==> flow/design.v <==
`timescale 1ns/1ns
module IF (
    input           clk,rst,sel,
    input   [31:0]  Shift_address,
    output  [31:0]  PC,
    output  [31:0]  PC_out);
    wire [31:0] PC1;
    assign PC_out = PC + 32'd1;
    mux2_1 mux (PC_out, Shift_address,sel,PC1);
    D_32 d1(PC1,PC,clk,rst);
endmodule
module IF_ID (
    input   [31:0]  in1,in2,
    input           clk,rst,flush,
    output  [31:0]  out1,out2);
    reg [31:0] instr;
    D_32 d1(in1,out1,clk,rst);
    always @ (posedge clk or posedge rst)
    begin
    if(rst==1)
    instr<=32'hFC000000;
    else if(flush)
    instr<=32'hFC000000;
    else
    instr<=in2;
    end
    assign out2 = instr;
endmodule
module ID (
    input       [31:0]  in1,WriteData,
    input               clk,rst,RegWrite,
    input       [4:0]   Destination,
    output      [31:0]  Data1,Data2,
    output      [31:0]  extend,
    output      [4:0]   Rd,Rs,Rt);
    assign extend = {{16{in1[15]}}, in1[15:0]};
    assign Rd = in1[15:11];
    assign Rs = in1[25:21];
    assign Rt = in1[20:16];
    RegFile File (clk,rst,RegWrite,in1[25:21],in1[20:16],Destination,WriteData,Data1,Data2);
endmodule
module control( Instruction, WB,MEM,EX);
    input [31:0] Instruction;
    output       MEM,WB;
    output [3:0] EX;
    reg     [1:0]   ALUOp;
    reg             ALUSrc,Branch,RegWrite,RegDst;
    always @(*) begin
        case(Instruction[31:26])
            6'b000000: begin
                ALUOp = 2'b10;
                ALUSrc = 0;
                Branch = 0;
                RegWrite = 1;
                RegDst = 1;
            end
            6'b000100: begin
                ALUOp = 2'b01;
                ALUSrc = 0;
                Branch = 1;
                RegWrite = 0;
                RegDst = 0;
            end
            6'b001000: begin
                ALUOp = 2'b00;
                ALUSrc = 1;
                Branch = 0;
                RegWrite = 1;
                RegDst = 0;
            end
            default: begin
                ALUOp = 2'b00;
                ALUSrc = 0;
                Branch = 0;
                RegWrite = 0;
                RegDst = 0;
            end
        endcase
    end
    assign WB = RegWrite;
    assign MEM = Branch;
    assign EX = {RegDst,ALUOp,ALUSrc};
endmodule
module RegFile(
    input           clk,reset,RegWrite,
    input   [4:0]   ReadReg1,ReadReg2,WriteReg,
    input   [31:0]  WriteData,
    output  [31:0]  ReadData1,ReadData2);
    wire [31:0] r[31:0];
    wire [31:0] enable;
    wire [31:0] out1,out2;
    genvar i;
    decoder d(WriteReg,enable);
    generate
    for(i=0;i<32;i=i+1) begin : regs
    dff_reg f(clk,reset,RegWrite & enable[i],WriteData,r[i]);
    end
    endgenerate
    assign out1 = r[ReadReg1];
    assign out2 = r[ReadReg2];
    assign ReadData1 = (RegWrite && WriteReg == ReadReg1) ? WriteData : out1;
    assign ReadData2 = (RegWrite && WriteReg == ReadReg2) ? WriteData : out2;
endmodule
module ID_EX (
    input   [31:0]  in1, in2, in3, in4,
    input   [4:0]   in5,in6,in7,
    input   [3:0]   ex_in,
    input           clk,rst,flush,mem_in,wb_in,
    output  [4:0]   Rd,Rs,Rt,
    output  [31:0]  A,B,Address,extend,
    output          mem_out,wb_out,ALUSrc,RegDst,
    output  [1:0]   ALUOp);
    D_32 d1(in1,A,clk,rst);
    D_32 d2(in2,B,clk,rst);
    D_32 d3(in3,Address,clk,rst);
    D_32 d4(in4,extend,clk,rst);
    D_5 d5(in5,Rd,clk,rst);
    D_5 d6(in6,Rs,clk,rst);
    D_5 d7(in7,Rt,clk,rst);
    d_ff     ff1     (.clk(clk),.rst(rst),.d(wb_in & ~flush),.q(wb_out));
    d_ff     ff3     (.clk(clk),.rst(rst),.d(mem_in & ~flush),.q(mem_out));
    d_ff     ff6     (.clk(clk),.rst(rst),.d(ex_in[0]),.q(ALUSrc));
    d_ff     ff8     (.clk(clk),.rst(rst),.d(ex_in[1]),.q(ALUOp[0]));
    d_ff     ff9     (.clk(clk),.rst(rst),.d(ex_in[2]),.q(ALUOp[1]));
    d_ff     ff10    (.clk(clk),.rst(rst),.d(ex_in[3]),.q(RegDst));
endmodule
module EX(
    input   [31:0]  pc,extended,reg1,reg2,data,wbdata,
    input           ALUSrc,RegDst,
    input   [1:0]   ALUOp,
    input   [4:0]   Rd,Rt,
    input   [1:0]   A,B,
    output  [31:0]  pc_in,alu_result,
    output  [4:0]   dst,
    output          zero);
    wire [31:0] ALUIn1,ALUIn2,ALUIn2_temp;
    wire op0,op1,op2;
    bit32ADD pc_add      (.in1(pc),.in2(extended<<2),.out(pc_in));
    mux2_1   mux_alu     (.in1(ALUIn2_temp),.in2(extended),.sel(ALUSrc),.out(ALUIn2));
    mux3_1   mux_alu_2   (.in1(reg2),.in2(data),.in3(wbdata),.sel(B),.out(ALUIn2_temp));
    mux3_1   mux_alu_1   (.in1(reg1),.in2(data),.in3(wbdata),.sel(A),.out(ALUIn1));
    MyALU    alu         (.in1(ALUIn1),.in2(ALUIn2),.op({op0|op2,op1}),.alu_result(alu_result),.zero(zero));
    ALU_ctrl ctrl        (.func(extended[5:0]),.alu_op0(ALUOp[0]),.alu_op1(ALUOp[1]),.op({op2,op1,op0}));
    assign dst = RegDst ? Rd : Rt;
endmodule
module MyALU(
    input [31:0] in1,in2,
    input [1:0] op,
    output [31:0] alu_result,
    output zero);
    wire [31:0] and_wire, or_wire, add_wire, sub_wire;
    bit32AND  and_op    (.in1(in1),.in2(in2),.out(and_wire));
    bit32OR   or_op     (.in1(in1),.in2(in2),.out(or_wire));
    bit32ADD  add_op    (.in1(in1),.in2(in2),.out(add_wire));
    bit32SUB  sub_op    (.in1(in1),.in2(in2),.out(sub_wire));
    bit32_4to1mux mux (.in1(and_wire),.in2(add_wire),.in3(or_wire),.in4(sub_wire),.sel(op),.out(alu_result));
    assign zero = (alu_result == 32'b0);
endmodule
module ALU_ctrl (func,alu_op0,alu_op1,op);
    input alu_op0,alu_op1;
    input [5:0] func;
    output [2:0] op;
    assign op[0] = (~alu_op1 & alu_op0) | (alu_op1 & func[1]);
    assign op[1] = (~func[2]) | (~alu_op1);
    assign op[2] = (func[1] & alu_op1) | alu_op0;
endmodule
module EX_MEM(
    input   [31:0]  pc_in,alu_result_in,
    input   [4:0]   dstreg_in,
    input           zero_in,clk,rst,flush,wb_in,mem_in,
    output  [31:0]  pc_out,alu_result_out,
    output  [4:0]   dstreg_out,
    output          zero_out,mem_out,wb_out);
    D_32   pc_reg              (.in(pc_in),.clk(clk),.rst(rst),.out(pc_out));
    D_32   alu_result_reg      (.in(alu_result_in),.clk(clk),.rst(rst),.out(alu_result_out));
    D_5    dstreg_reg          (.in(dstreg_in),.clk(clk),.rst(rst),.out(dstreg_out));
    d_ff   zero_reg            (.d(zero_in),.clk(clk),.rst(rst),.q(zero_out));
    d_ff   RegWrite_reg        (.d(wb_in & ~flush),.clk(clk),.rst(rst),.q(wb_out));
    d_ff   branch_reg          (.d(mem_in & ~flush),.clk(clk),.rst(rst),.q(mem_out));
endmodule
module MEM(
    input           branch,zero,
    output          PCSrc);
    and     g1          (PCSrc,branch,zero);
endmodule
module MEM_WB(
    input   [31:0]  alu_result_in,
    input   [4:0]   dstreg_in,
    input           clk,rst,wb_in,
    output  [31:0]  alu_result_out,
    output  [4:0]   dstreg_out,
    output          RegWrite);
    D_32   alu_result  (.in(alu_result_in),.clk(clk),.rst(rst),.out(alu_result_out));
    D_5    dstreg_reg  (.in(dstreg_in),.clk(clk),.rst(rst),.out(dstreg_out));
    d_ff   wb_reg      (.d(wb_in),.clk(clk),.rst(rst),.q(RegWrite));
endmodule
module WB(
    input   [31:0]  alu_result,
    output  [31:0]  write_data);
    assign write_data = alu_result;
endmodule
module hazard(input [4:0] Rs,Rt,Rd_mem,Rd_wb,
    input wb_mem,wb_wb,
    output reg [1:0] A,B);
    always @(*) begin
        if (wb_mem && Rs == Rd_mem)     A = 2'd1;
        else if (wb_wb && Rs == Rd_wb)  A = 2'd2;
        else                            A = 2'd0;
        if (wb_mem && Rt == Rd_mem)     B = 2'd1;
        else if (wb_wb && Rt == Rd_wb)  B = 2'd2;
        else                            B = 2'd0;
    end
endmodule
module mux2_1(in1,in2,sel,out);
    input [31:0] in1,in2;
    input sel;
    output reg [31:0]out;
    always @*
    begin
    case (sel)
    1'b0: out=in1;
    1'b1: out=in2;
    endcase
    end
endmodule
module mux3_1(in1,in2,in3,sel,out);
    input [31:0] in1,in2,in3;
    input [1:0] sel;
    output reg [31:0]out;
    always @*
    begin
    case (sel)
    2'd1: out=in2;
    2'd2: out=in3;
    default: out=in1;
    endcase
    end
endmodule
module bit32_4to1mux(
    output [31:0] out,
    input [31:0] in1,in2,in3,in4,
    input [1:0] sel);
    wire [31:0] out1,out2;
    mux2_1 mux1(.out(out1),.sel(sel[0]),.in1(in1),.in2(in2));
    mux2_1 mux2(.out(out2),.sel(sel[0]),.in1(in3),.in2(in4));
    mux2_1 mux3(.out(out),.sel(sel[1]),.in1(out1),.in2(out2));
endmodule
module bit32AND (
    output [31:0] out,
    input [31:0] in1,in2);
    assign {out}=in1 & in2;
endmodule
module bit32OR (
    output [31:0] out,
    input [31:0] in1,in2);
    assign {out}=in1 | in2;
endmodule
module bit32ADD (
    output [31:0] out,
    input [31:0] in1,in2);
    assign {out}=in1 + in2;
endmodule
module bit32SUB (
    output [31:0] out,
    input [31:0] in1,in2);
    assign {out}=in1 + (~in2) + 1;
endmodule
module d_ff(
    input d,clk,rst,
    output reg q);
    always @(posedge clk or posedge rst) begin
        if(rst)
            q <= 1'b0;
        else
            q <= d;
    end
endmodule
module D_32(in,out,clk,rst);
    input[31:0] in;
    input clk,rst;
    output reg [31:0] out;
    always @ (posedge clk or posedge rst)
    begin
    if(rst==1)
    out<=0;
    else
    out<=in;
    end
endmodule
module dff_reg(clk,rst,en,D,Q);
    input [31:0] D;
    input clk,rst,en;
    output reg [31:0]Q;
    always @(posedge clk or posedge rst)
    begin
    if(rst==1)
    Q<=32'd0;
    else if(en)
    Q<=D;
    end
endmodule
module D_5(in,out,clk,rst);
    input[4:0] in;
    input clk,rst;
    output reg [4:0] out;
    always @ (posedge clk or posedge rst)
    begin
    if(rst==1)
    out<=0;
    else
    out<=in;
    end
endmodule
module decoder(in,out);
    input [4:0] in;
    output [31:0] out;
    assign out = 32'd1 << in;
endmodule
module mips_top (
    input           clk,
    input           rst,
    output  [31:0]  imem_addr,
    input   [31:0]  imem_data,
    output          wb_en,
    output  [4:0]   wb_reg,
    output  [31:0]  wb_data);
    wire            flush;
    wire            PCSrc,RegWrite,ALUSrc,RegDst,zero_EXOut,zero_MEMIn,branch;
    wire    [1:0]   ALUOp;
    wire    [3:0]   EX_ctrl;
    wire            MEM_ctrl,MEM_ctrl1;
    wire            WB_ctrl,WB_ctrl1,WB_ctrl2;
    wire    [31:0]  Shift_address,WriteData;
    wire    [31:0]  Rs_IDOut,Rt_IDOut,Rs_EXIn,Rt_EXIn;
    wire    [31:0]  extended_IDOut,extended_EXIn;
    wire    [31:0]  instr_IDIn;
    wire    [31:0]  PC_IFOut,PC_IDIn,PC_EXIn,PC_EXOut;
    wire    [31:0]  ALUResult_EXOut,ALUResult_MEMIn,ALUResult_WBIn;
    wire    [1:0]   a,b;
    wire    [4:0]   WriteReg,Rs_out,Rt_out,Rd_addr_IDOut,Rs_Addr_ID_out,Rt_Addr_ID_out,Rd_addr_EXIn,Dst_EXOut,Rd_addr_MEMIn;
    IF      fetch   (.clk(clk),.rst(rst),.sel(PCSrc),.Shift_address(Shift_address),.PC_out(PC_IFOut),.PC(imem_addr));
    IF_ID   if_id   (.clk(clk),.rst(rst),.flush(flush),.in1(PC_IFOut),.in2(imem_data),.out1(PC_IDIn),.out2(instr_IDIn));
    ID      decode  (.clk(clk),.rst(rst),.in1(instr_IDIn),.WriteData(WriteData),.RegWrite(RegWrite),
                     .Destination(WriteReg),.Data1(Rs_IDOut),.Data2(Rt_IDOut),.extend(extended_IDOut),
                     .Rd(Rd_addr_IDOut),.Rs(Rs_out),.Rt(Rt_out));
    control ctrl    (.Instruction(instr_IDIn),.EX(EX_ctrl),.MEM(MEM_ctrl),.WB(WB_ctrl));
    ID_EX   id_ex   (.clk(clk),.rst(rst),.flush(flush),.in1(Rs_IDOut),.in2(Rt_IDOut),.in3(PC_IDIn),.in4(extended_IDOut),
                     .in5(Rd_addr_IDOut),.in6(Rs_out),.in7(Rt_out),.ex_in(EX_ctrl),.mem_in(MEM_ctrl),.wb_in(WB_ctrl),
                     .Rd(Rd_addr_EXIn),.A(Rs_EXIn),.B(Rt_EXIn),.Address(PC_EXIn),.extend(extended_EXIn),
                     .wb_out(WB_ctrl1),.mem_out(MEM_ctrl1),.ALUSrc(ALUSrc),.RegDst(RegDst),.ALUOp(ALUOp),
                     .Rs(Rs_Addr_ID_out),.Rt(Rt_Addr_ID_out));
    EX      execute (.pc(PC_EXIn),.extended(extended_EXIn),.reg1(Rs_EXIn),.reg2(Rt_EXIn),.ALUSrc(ALUSrc),.RegDst(RegDst),
                     .ALUOp(ALUOp),.Rd(Rd_addr_EXIn),.Rt(Rt_Addr_ID_out),.dst(Dst_EXOut),
                     .pc_in(PC_EXOut),.alu_result(ALUResult_EXOut),.zero(zero_EXOut),
                     .data(ALUResult_MEMIn),.wbdata(WriteData),.A(a),.B(b));
    EX_MEM  ex_mem  (.clk(clk),.rst(rst),.flush(flush),.pc_in(PC_EXOut),.alu_result_in(ALUResult_EXOut),.dstreg_in(Dst_EXOut),
                     .zero_in(zero_EXOut),.wb_in(WB_ctrl1),.mem_in(MEM_ctrl1),.pc_out(Shift_address),
                     .alu_result_out(ALUResult_MEMIn),.dstreg_out(Rd_addr_MEMIn),.zero_out(zero_MEMIn),.mem_out(branch),
                     .wb_out(WB_ctrl2));
    MEM     mem     (.PCSrc(PCSrc),.branch(branch),.zero(zero_MEMIn));
    MEM_WB  mem_wb  (.clk(clk),.rst(rst),.alu_result_in(ALUResult_MEMIn),.dstreg_in(Rd_addr_MEMIn),.wb_in(WB_ctrl2),
                     .alu_result_out(ALUResult_WBIn),.dstreg_out(WriteReg),.RegWrite(RegWrite));
    WB      WriteBack (.alu_result(ALUResult_WBIn),.write_data(WriteData));
    hazard  hz      (.Rs(Rs_Addr_ID_out),.Rt(Rt_Addr_ID_out),.Rd_mem(Rd_addr_MEMIn),.Rd_wb(WriteReg),
                     .wb_mem(WB_ctrl2),.wb_wb(RegWrite),.A(a),.B(b));
    assign flush = PCSrc;
    assign wb_en   = RegWrite;
    assign wb_reg  = WriteReg;
    assign wb_data = WriteData;
endmodule
# From RTL to reports: mips_top
# Tool output for the design above before and after an edit, in the order of the flow.
# "before" refers to lines of the RTL above, "after" to lines of the edited file.
# "diff" is "after" less "before", of the values as shown; "rel_change_pct" is that difference over "before", in percent.
# Operators: Yosys type, input widths -> output width; for muxes data width and select width s.
# Library cell names are shortened.
inputs:
  top_module: "mips_top"
  clock_port: "clk"
  library: "sky130hd"
  lib_corner: "tt_025C_1v80"

# Edit of the RTL
# Unified diff, file above to edited file.
# The edited RTL no longer does the same as the RTL above: the edit was made by script, with no optimisation intended.
# begin of diff
@@ -364,5 +364,7 @@
     hazard  hz      (.Rs(Rs_Addr_ID_out),.Rt(Rt_Addr_ID_out),.Rd_mem(Rd_addr_MEMIn),.Rd_wb(WriteReg),
                      .wb_mem(WB_ctrl2),.wb_wb(RegWrite),.A(a),.B(b));
-    assign flush = PCSrc;
+    reg flush_reg;
+    always @(posedge clk) flush_reg <= PCSrc;
+    assign flush = flush_reg;
     assign wb_en   = RegWrite;
     assign wb_reg  = WriteReg;
# end of diff

# Word-level counts
# Counts by Yosys on the flattened word-level netlist (proc, flatten, opt, wreduce). Print and check cells are left out. Cells with the same type and inputs are merged into one.
word_totals:
  columns: ["item", "before", "after", "diff", "rel_change_pct"]
  rows:
  - ["regBits", 1363, 1364, 1, 0.07]
  - ["input_bits", 34, 34, 0, 0.00]
  - ["output_inout_bits", 70, 70, 0, 0.00]
  - ["word_cells", 222, 224, 2, 0.90]
classes:
  columns: ["item", "before", "after", "diff", "rel_change_pct"]
  rows:
  - ["add_sub_neg", 5, 5, 0, 0.00]
  - ["equal", 74, 74, 0, 0.00]
  - ["shifts", 1, 1, 0, 0.00]
  - ["n_mux", 22, 22, 0, 0.00]
  - ["n_logic", 52, 53, 1, 1.92]
  - ["reduce_logical", 11, 11, 0, 0.00]
ops:
  columns: ["operator", "before", "after", "diff", "rel_change_pct"]
  rows:
  - ["$not 1->1", 6, 7, 1, 16.67]
# Unchanged operator kinds not shown: 30.

# Logic depth
# Longest topological path by Yosys (ltp), each cell counted once; first at word level (registers and memories cut), then after technology mapping (sequential cells cut; the memories' decode and read muxes count).
depth:
  columns: ["item", "before", "after", "diff", "rel_change_pct"]
  rows:
  - ["ltp_word", 13, 13, 0, 0.00]
  - ["abc_area", "0", "0", null, null]
  - ["mapped_depth", 25, 24, -1, -4.00]
  - ["ltp_nobuf", 20, 19, -1, -5.00]

# Synthesis result
# Yosys stat after the flow's synthesis: flattened, memories mapped to cells. It holds for the ABC_AREA given above (unset counts as 0); a run with the other value may have another netlist.
by_type:
  columns: ["cell", "before", "after", "diff", "rel_change_pct"]
  rows:
  - ["nor2b_1", 7, 49, 42, 600.00]
  - ["and2_1", 42, 8, -34, -80.95]
  - ["nor2_1", 227, 258, 31, 13.66]
  - ["nand2_1", 181, 209, 28, 15.47]
  - ["o21ai_0", 142, 164, 22, 15.49]
  - ["nand3_1", 93, 111, 18, 19.35]
  - ["clkbuf_1", 448, 463, 15, 3.35]
  - ["a211oi_1", 64, 51, -13, -20.31]
  - ["a21oi_1", 166, 178, 12, 7.23]
  - ["inv_1", 118, 107, -11, -9.32]
  - ["buf_1", 82, 71, -11, -13.41]
  - ["nand2b_1", 29, 18, -11, -37.93]
  - ["nor3_1", 26, 37, 11, 42.31]
  - ["or2_2", 8, 19, 11, 137.50]
  - ["o211ai_1", 14, 23, 9, 64.29]
  - ["nand4_1", 139, 147, 8, 5.76]
  - ["mux2_2", 1061, 1055, -6, -0.57]
  - ["or3_1", 14, 8, -6, -42.86]
# Unchanged cell types not shown: 18.
# Not every row of either side is listed.
synth_totals:
  columns: ["item", "before", "after", "diff", "rel_change_pct"]
  rows:
  - ["cells", 5808, 5912, 104, 1.79]
  - ["yosys_area_um2", 68091.6, 68371.8, 280.2, 0.41]
  - ["seq_area_um2", 33990.1, 34010.1, 20.0, 0.06]
  - ["flip_flops", 1358, 1359, 1, 0.07]
  - ["buf_cells", 543, 541, -2, -0.37]
# By module: a second synthesis without flattening, with its own total; a netlist apart from the flattened one above.
unflattened:
  columns: ["item", "before", "after", "diff", "rel_change_pct"]
  rows:
  - ["hier_cells", 6303, 6304, 1, 0.02]
  - ["hier_area_um2", 78358.9, 78378.9, 20.0, 0.03]
# Rows give one instance, submodules left out.
modules_before:
  columns: ["mod", "instances", "cells", "mod_area_um2", "seq_area_um2"]
  rows:
  - ["dff_reg", 32, 69, 1348.8, 800.8]
  - ["RegFile", 1, 2255, 14745.4, 0.0]
  - ["D_32", 9, 33, 804.5, 800.8]
  - ["bit32ADD", 2, 202, 1498.9, 0.0]
  - ["mux2_1", 5, 36, 544.3, 0.0]
  - ["bit32SUB", 1, 264, 1848.0, 0.0]
  - ["mux3_1", 2, 113, 636.9, 0.0]
  - ["IF_ID", 1, 68, 1033.5, 808.3]
  - ["IF", 1, 96, 684.4, 0.0]
  - ["D_5", 5, 6, 128.9, 125.1]
  - ["ID", 1, 47, 352.8, 0.0]
  - ["d_ff", 10, 2, 28.8, 25.0]
  - ["hazard", 1, 30, 250.2, 0.0]
  - ["WB", 1, 32, 240.2, 0.0]
# before: Modules not listed: 13.
modules_after:
  columns: ["mod", "instances", "cells", "mod_area_um2", "seq_area_um2"]
  rows:
  - ["dff_reg", 32, 69, 1348.8, 800.8]
  - ["RegFile", 1, 2255, 14745.4, 0.0]
  - ["D_32", 9, 33, 804.5, 800.8]
  - ["bit32ADD", 2, 202, 1498.9, 0.0]
  - ["mux2_1", 5, 36, 544.3, 0.0]
  - ["bit32SUB", 1, 264, 1848.0, 0.0]
  - ["mux3_1", 2, 113, 636.9, 0.0]
  - ["IF_ID", 1, 68, 1033.5, 808.3]
  - ["IF", 1, 96, 684.4, 0.0]
  - ["D_5", 5, 6, 128.9, 125.1]
  - ["ID", 1, 47, 352.8, 0.0]
  - ["d_ff", 10, 2, 28.8, 25.0]
  - ["hazard", 1, 30, 250.2, 0.0]
  - ["WB", 1, 32, 240.2, 0.0]
# after: Modules not listed: 13.

# Worst setup path after synthesis
# Source: OpenSTA report_checks on the synthesized netlist (no wires, ideal clock, input and output delay 20% of the period each), path of least setup slack; recovery checks are left aside. Register names are those of the netlist, which keeps one name where synthesis merged equal registers.
synth_path:
  columns: ["item", "before", "after", "diff", "rel_change_pct"]
  rows:
  - ["kind", "reg-to-reg", "reg-to-reg", null, null]
  - ["start", "register mem_wb.dstreg_reg.out[2]", "register mem_wb.dstreg_reg.out[3]", null, null]
  - ["end", "register ex_mem.zero_reg.q", "register ex_mem.zero_reg.q", null, null]
  - ["period_ps", 8000, 8000, 0, 0.00]
  - ["setup_ps", 96, 95, -1, null]
  - ["t_first_pin_ps", 0, 0, 0, null]
  - ["arrival_time_ps", 5795, 5461, -334, -5.76]
  - ["required_time_ps", 7904, 7905, 1, 0.01]
  - ["setup_slack_ps", 2110, 2444, 334, null]
  - ["delay_ps", 5891, 5556, -335, -5.69]
  - ["path_stages", 25, 24, -1, -4.00]
  - ["path_buffers", 4, 4, 0, 0.00]
  - ["period_less_setup_slack_ps", 5890, 5556, -334, -5.67]
# "delay_ps" = arrival - input delay + setup time.
# "path_stages" counts driving pins, that of a launching flip-flop among them; a cell with two outputs on the path counts twice.
# "period_less_setup_slack_ps" = period - worst setup slack (recovery checks aside). The figure is calculated, with input and output delays left at 20% of the set period.
# The rows between start and end are the longest chain of elaborated cells between them; the timing report does not say that the signal goes this way. Where chains are equally long, one stands for them.
# A line is the first line of the expression or statement that the cell stems from. Yosys adds cells for indexed reads and writes and turns some case tables into memories.
synth_between_before:
  cell_sequence: "dfrtp_1 clkbuf_1 clkbuf_1 xor2_1 nor4_1 and3_1 clkbuf_1 buf_1 mux2i_1 o21ai_0 inv_1 ha_1 ha_1 or2_1 a311oi_2 nor4b_4 nor2_4 o41ai_2 o211ai_1 a31oi_1 or4_1 or4_1 nor4_1 nand4b_1 nor4_2"
  elab_chain_len: 13
  cone_cells: 25
  lines_between: 11
  cone_classes: "3 x add/sub; 6 x eq/ne; 10 x mux; 3 x logic; 3 x reduce/logical"
synth_rtl_before:
  columns: ["item", "line_no", "source"]
  rows:
  - ["from (decl)", 305, "output reg [4:0] out;"]
  - ["from (assign)", 309, "out<=0;"]
  - ["from (assign)", 311, "out<=in;"]
  - ["$eq 5x5->1", 210, "else if (wb_wb && Rt == Rd_wb)  B = 2'd2;"]
  - ["$logic_and 1x1->1", 210, null]
  - ["$mux 2", 210, null]
  - ["$mux 2", 209, "if (wb_mem && Rt == Rd_mem)     B = 2'd1;"]
  - ["$eq 2x2->1", 232, "case (sel)"]
  - ["$pmux 32 s2", 232, null]
  - ["$pmux 32 s2", 220, "case (sel)"]
  - ["$not 32->32", 266, "assign {out}=in1 + (~in2) + 1;"]
  - ["$add 32x32->32", 266, null]
  - ["$add 32x1->32", 266, null]
  - ["$pmux 32 s2 x2", 220, null]
  - ["$logic_not 32->1", 157, "assign zero = (alu_result == 32'b0);"]
  - ["to (assign)", 273, "q <= 1'b0;"]
  - ["to (assign)", 275, "q <= d;"]
  - ["to (decl)", 270, "output reg q);"]
# Nets of the timed path that keep an RTL name, with a line that drives or declares them; the list need not be complete.
synth_nets_before:
  columns: ["signal", "line_no"]
  rows:
  - ["ALUResult_EXOut[12]", 220]
synth_between_after:
  cell_sequence: "dfrtp_1 clkbuf_1 clkbuf_1 xor2_1 nor4_1 and3_1 clkbuf_1 buf_1 mux2i_1 o21ai_0 inv_1 ha_1 ha_1 or2_4 a221oi_4 o211ai_2 o311a_4 o211a_4 or4_4 a21oi_2 nand4_1 nor4_2 nand4_1 nor4b_2"
  elab_chain_len: 13
  cone_cells: 25
  lines_between: 11
  cone_classes: "3 x add/sub; 6 x eq/ne; 10 x mux; 3 x logic; 3 x reduce/logical"
synth_rtl_after:
  columns: ["item", "line_no", "source"]
  rows:
  - ["from (decl)", 305, "output reg [4:0] out;"]
  - ["from (assign)", 309, "out<=0;"]
  - ["from (assign)", 311, "out<=in;"]
  - ["$eq 5x5->1", 210, "else if (wb_wb && Rt == Rd_wb)  B = 2'd2;"]
  - ["$logic_and 1x1->1", 210, null]
  - ["$mux 2", 210, null]
  - ["$mux 2", 209, "if (wb_mem && Rt == Rd_mem)     B = 2'd1;"]
  - ["$eq 2x2->1", 232, "case (sel)"]
  - ["$pmux 32 s2", 232, null]
  - ["$pmux 32 s2", 220, "case (sel)"]
  - ["$not 32->32", 266, "assign {out}=in1 + (~in2) + 1;"]
  - ["$add 32x32->32", 266, null]
  - ["$add 32x1->32", 266, null]
  - ["$pmux 32 s2 x2", 220, null]
  - ["$logic_not 32->1", 157, "assign zero = (alu_result == 32'b0);"]
  - ["to (assign)", 273, "q <= 1'b0;"]
  - ["to (assign)", 275, "q <= d;"]
  - ["to (decl)", 270, "output reg q);"]

# Path in the finished layout
# From the final timing report of each run of pair 1: the path of least setup slack in the routed layout; clock arrival at registers is part of the times.
# The report prints the path's times to 10 ps; the period is as set.
layout_path:
  columns: ["item", "before", "after", "diff", "rel_change_pct"]
  rows:
  - ["kind", "reg-to-reg", "reg-to-reg", null, null]
  - ["start", "register mem_wb.dstreg_reg.out[2]", "register mem_wb.dstreg_reg.out[3]", null, null]
  - ["end", "register ex_mem.zero_reg.q", "register ex_mem.zero_reg.q", null, null]
  - ["period_ps", 8000, 8000, 0, 0.00]
  - ["setup_ps", 90, 90, 0, null]
  - ["t_first_pin_ps", 830, 810, -20, -2.41]
  - ["arrival_time_ps", 7300, 7130, -170, -2.33]
  - ["required_time_ps", 8690, 8740, 50, 0.58]
  - ["setup_slack_ps", 1390, 1610, 220, null]
  - ["path_stages", 22, 19, -3, -13.64]
  - ["path_buffers", 1, 1, 0, 0.00]
# The rows between start and end are the longest chain of elaborated cells between them; the timing report does not say that the signal goes this way. Where chains are equally long, one stands for them.
layout_between_before:
  cell_sequence: "dfrtp_1 xor2_1 nor4_1 and3_2 buf_4 mux2i_1 o21ai_0 inv_1 ha_1 fa_1 nor2_1 o31a_1 o22ai_2 nor4_4 o31ai_1 o211ai_1 a31oi_1 or4_1 or4_1 nor4_1 nand4b_1 nor4_2"
  elab_chain_len: 13
  cone_cells: 25
  lines_between: 11
  cone_classes: "3 x add/sub; 6 x eq/ne; 10 x mux; 3 x logic; 3 x reduce/logical"
layout_rtl_before:
  columns: ["item", "line_no", "source"]
  rows:
  - ["from (decl)", 305, "output reg [4:0] out;"]
  - ["from (assign)", 309, "out<=0;"]
  - ["from (assign)", 311, "out<=in;"]
  - ["$eq 5x5->1", 210, "else if (wb_wb && Rt == Rd_wb)  B = 2'd2;"]
  - ["$logic_and 1x1->1", 210, null]
  - ["$mux 2", 210, null]
  - ["$mux 2", 209, "if (wb_mem && Rt == Rd_mem)     B = 2'd1;"]
  - ["$eq 2x2->1", 232, "case (sel)"]
  - ["$pmux 32 s2", 232, null]
  - ["$pmux 32 s2", 220, "case (sel)"]
  - ["$not 32->32", 266, "assign {out}=in1 + (~in2) + 1;"]
  - ["$add 32x32->32", 266, null]
  - ["$add 32x1->32", 266, null]
  - ["$pmux 32 s2 x2", 220, null]
  - ["$logic_not 32->1", 157, "assign zero = (alu_result == 32'b0);"]
  - ["to (assign)", 273, "q <= 1'b0;"]
  - ["to (assign)", 275, "q <= d;"]
  - ["to (decl)", 270, "output reg q);"]
# Nets of the timed path that keep an RTL name, with a line that drives or declares them; the list need not be complete.
layout_nets_before:
  columns: ["signal", "line_no"]
  rows:
  - ["ALUResult_EXOut[12]", 220]
layout_between_after:
  cell_sequence: "dfrtp_1 xor2_1 nor4_1 and3_2 buf_4 mux2i_1 o21ai_0 ha_1 inv_2 a221oi_1 o41ai_1 nand2b_1 a221o_1 a22o_1 nor4_1 o2111ai_1 nor4_2 nand4_1 nor4b_2"
  elab_chain_len: 13
  cone_cells: 25
  lines_between: 11
  cone_classes: "3 x add/sub; 6 x eq/ne; 10 x mux; 3 x logic; 3 x reduce/logical"
layout_rtl_after:
  columns: ["item", "line_no", "source"]
  rows:
  - ["from (decl)", 305, "output reg [4:0] out;"]
  - ["from (assign)", 309, "out<=0;"]
  - ["from (assign)", 311, "out<=in;"]
  - ["$eq 5x5->1", 210, "else if (wb_wb && Rt == Rd_wb)  B = 2'd2;"]
  - ["$logic_and 1x1->1", 210, null]
  - ["$mux 2", 210, null]
  - ["$mux 2", 209, "if (wb_mem && Rt == Rd_mem)     B = 2'd1;"]
  - ["$eq 2x2->1", 232, "case (sel)"]
  - ["$pmux 32 s2", 232, null]
  - ["$pmux 32 s2", 220, "case (sel)"]
  - ["$not 32->32", 266, "assign {out}=in1 + (~in2) + 1;"]
  - ["$add 32x32->32", 266, null]
  - ["$add 32x1->32", 266, null]
  - ["$pmux 32 s2 x2", 220, null]
  - ["$logic_not 32->1", 157, "assign zero = (alu_result == 32'b0);"]
  - ["to (assign)", 273, "q <= 1'b0;"]
  - ["to (assign)", 275, "q <= d;"]
  - ["to (decl)", 270, "output reg q);"]
layout_nets_after:
  columns: ["signal", "line_no"]
  rows:
  - ["ALUResult_EXOut[7]", 220]

# Measured runs
# Both versions went through the flow (Yosys, OpenROAD) with the same settings in each pair. Constraints: input delay and output delay 20% of the set period each, output load 0.01 pF.
flow_settings_pair_1:
  CORE_UTILIZATION: 40
  PLACE_DENSITY: 0.6
  period_ns: 8.0
  CAP_MARGIN: 20
  CORE_MARGIN: 2
  SLEW_MARGIN: 20
results_pair_1:
  columns: ["item", "before", "after", "diff", "rel_change_pct"]
  rows:
  - ["synthesis_area_um2", 68091.6, 68371.8, 280.2, 0.41]
  - ["design_die_area_um2", 173547.0, 174252.0, 705.0, 0.41]
  - ["final_cell_area_um2", 77244.1, 77640.7, 396.6, 0.51]
  - ["finish.utilization_frac", 0.456, 0.458, 0.002, null]
  - ["fin_ws_ps", 1388, 1607, 219, null]
  - ["tns_ps", 0, 0, 0, null]
  - ["fin_hold_ws_ps", 323, 345, 22, null]
  - ["power_uw", 15668, 15537, -131, -0.84]
  - ["achieved_clock_period_ps", 6612, 6393, -219, -3.31]
flow_settings_pair_2:
  CORE_ASPECT_RATIO: 1.07
  CORE_MARGIN: 2
  CORE_UTILIZATION: 61
  GPL_TIMING_DRIVEN: 1
  MAX_ROUTING_LAYER: "met5"
  PLACE_DENSITY_LB_ADDON: 0.17
  TNS_END_PERCENT: 35
  period_ns: 8.33
  CAP_MARGIN: 20
  SLEW_MARGIN: 20
results_pair_2:
  columns: ["item", "before", "after", "diff", "rel_change_pct"]
  rows:
  - ["synthesis_area_um2", 68091.6, 68371.8, 280.2, 0.41]
  - ["design_die_area_um2", 114316.0, 114781.0, 465.0, 0.41]
  - ["final_cell_area_um2", 75745.1, 76499.6, 754.5, 1.00]
  - ["finish.utilization_frac", 0.685, 0.686, 0.001, null]
  - ["fin_ws_ps", 1799, 1690, -109, null]
  - ["tns_ps", 0, 0, 0, null]
  - ["fin_hold_ws_ps", 326, 347, 21, null]
  - ["power_uw", 14691, 14717, 26, 0.18]
  - ["achieved_clock_period_ps", 6531, 6640, 109, 1.67]
# By "achieved_clock_period_ps" is meant the clock period of the run minus its worst setup slack. This is arithmetic on one report: input and output delays are still those of the set period (20% each).
# By "power_uw" is meant OpenSTA's value without simulated activity: inputs other than the clock are taken to toggle once in ten clock periods, and the tool carries that through the logic.
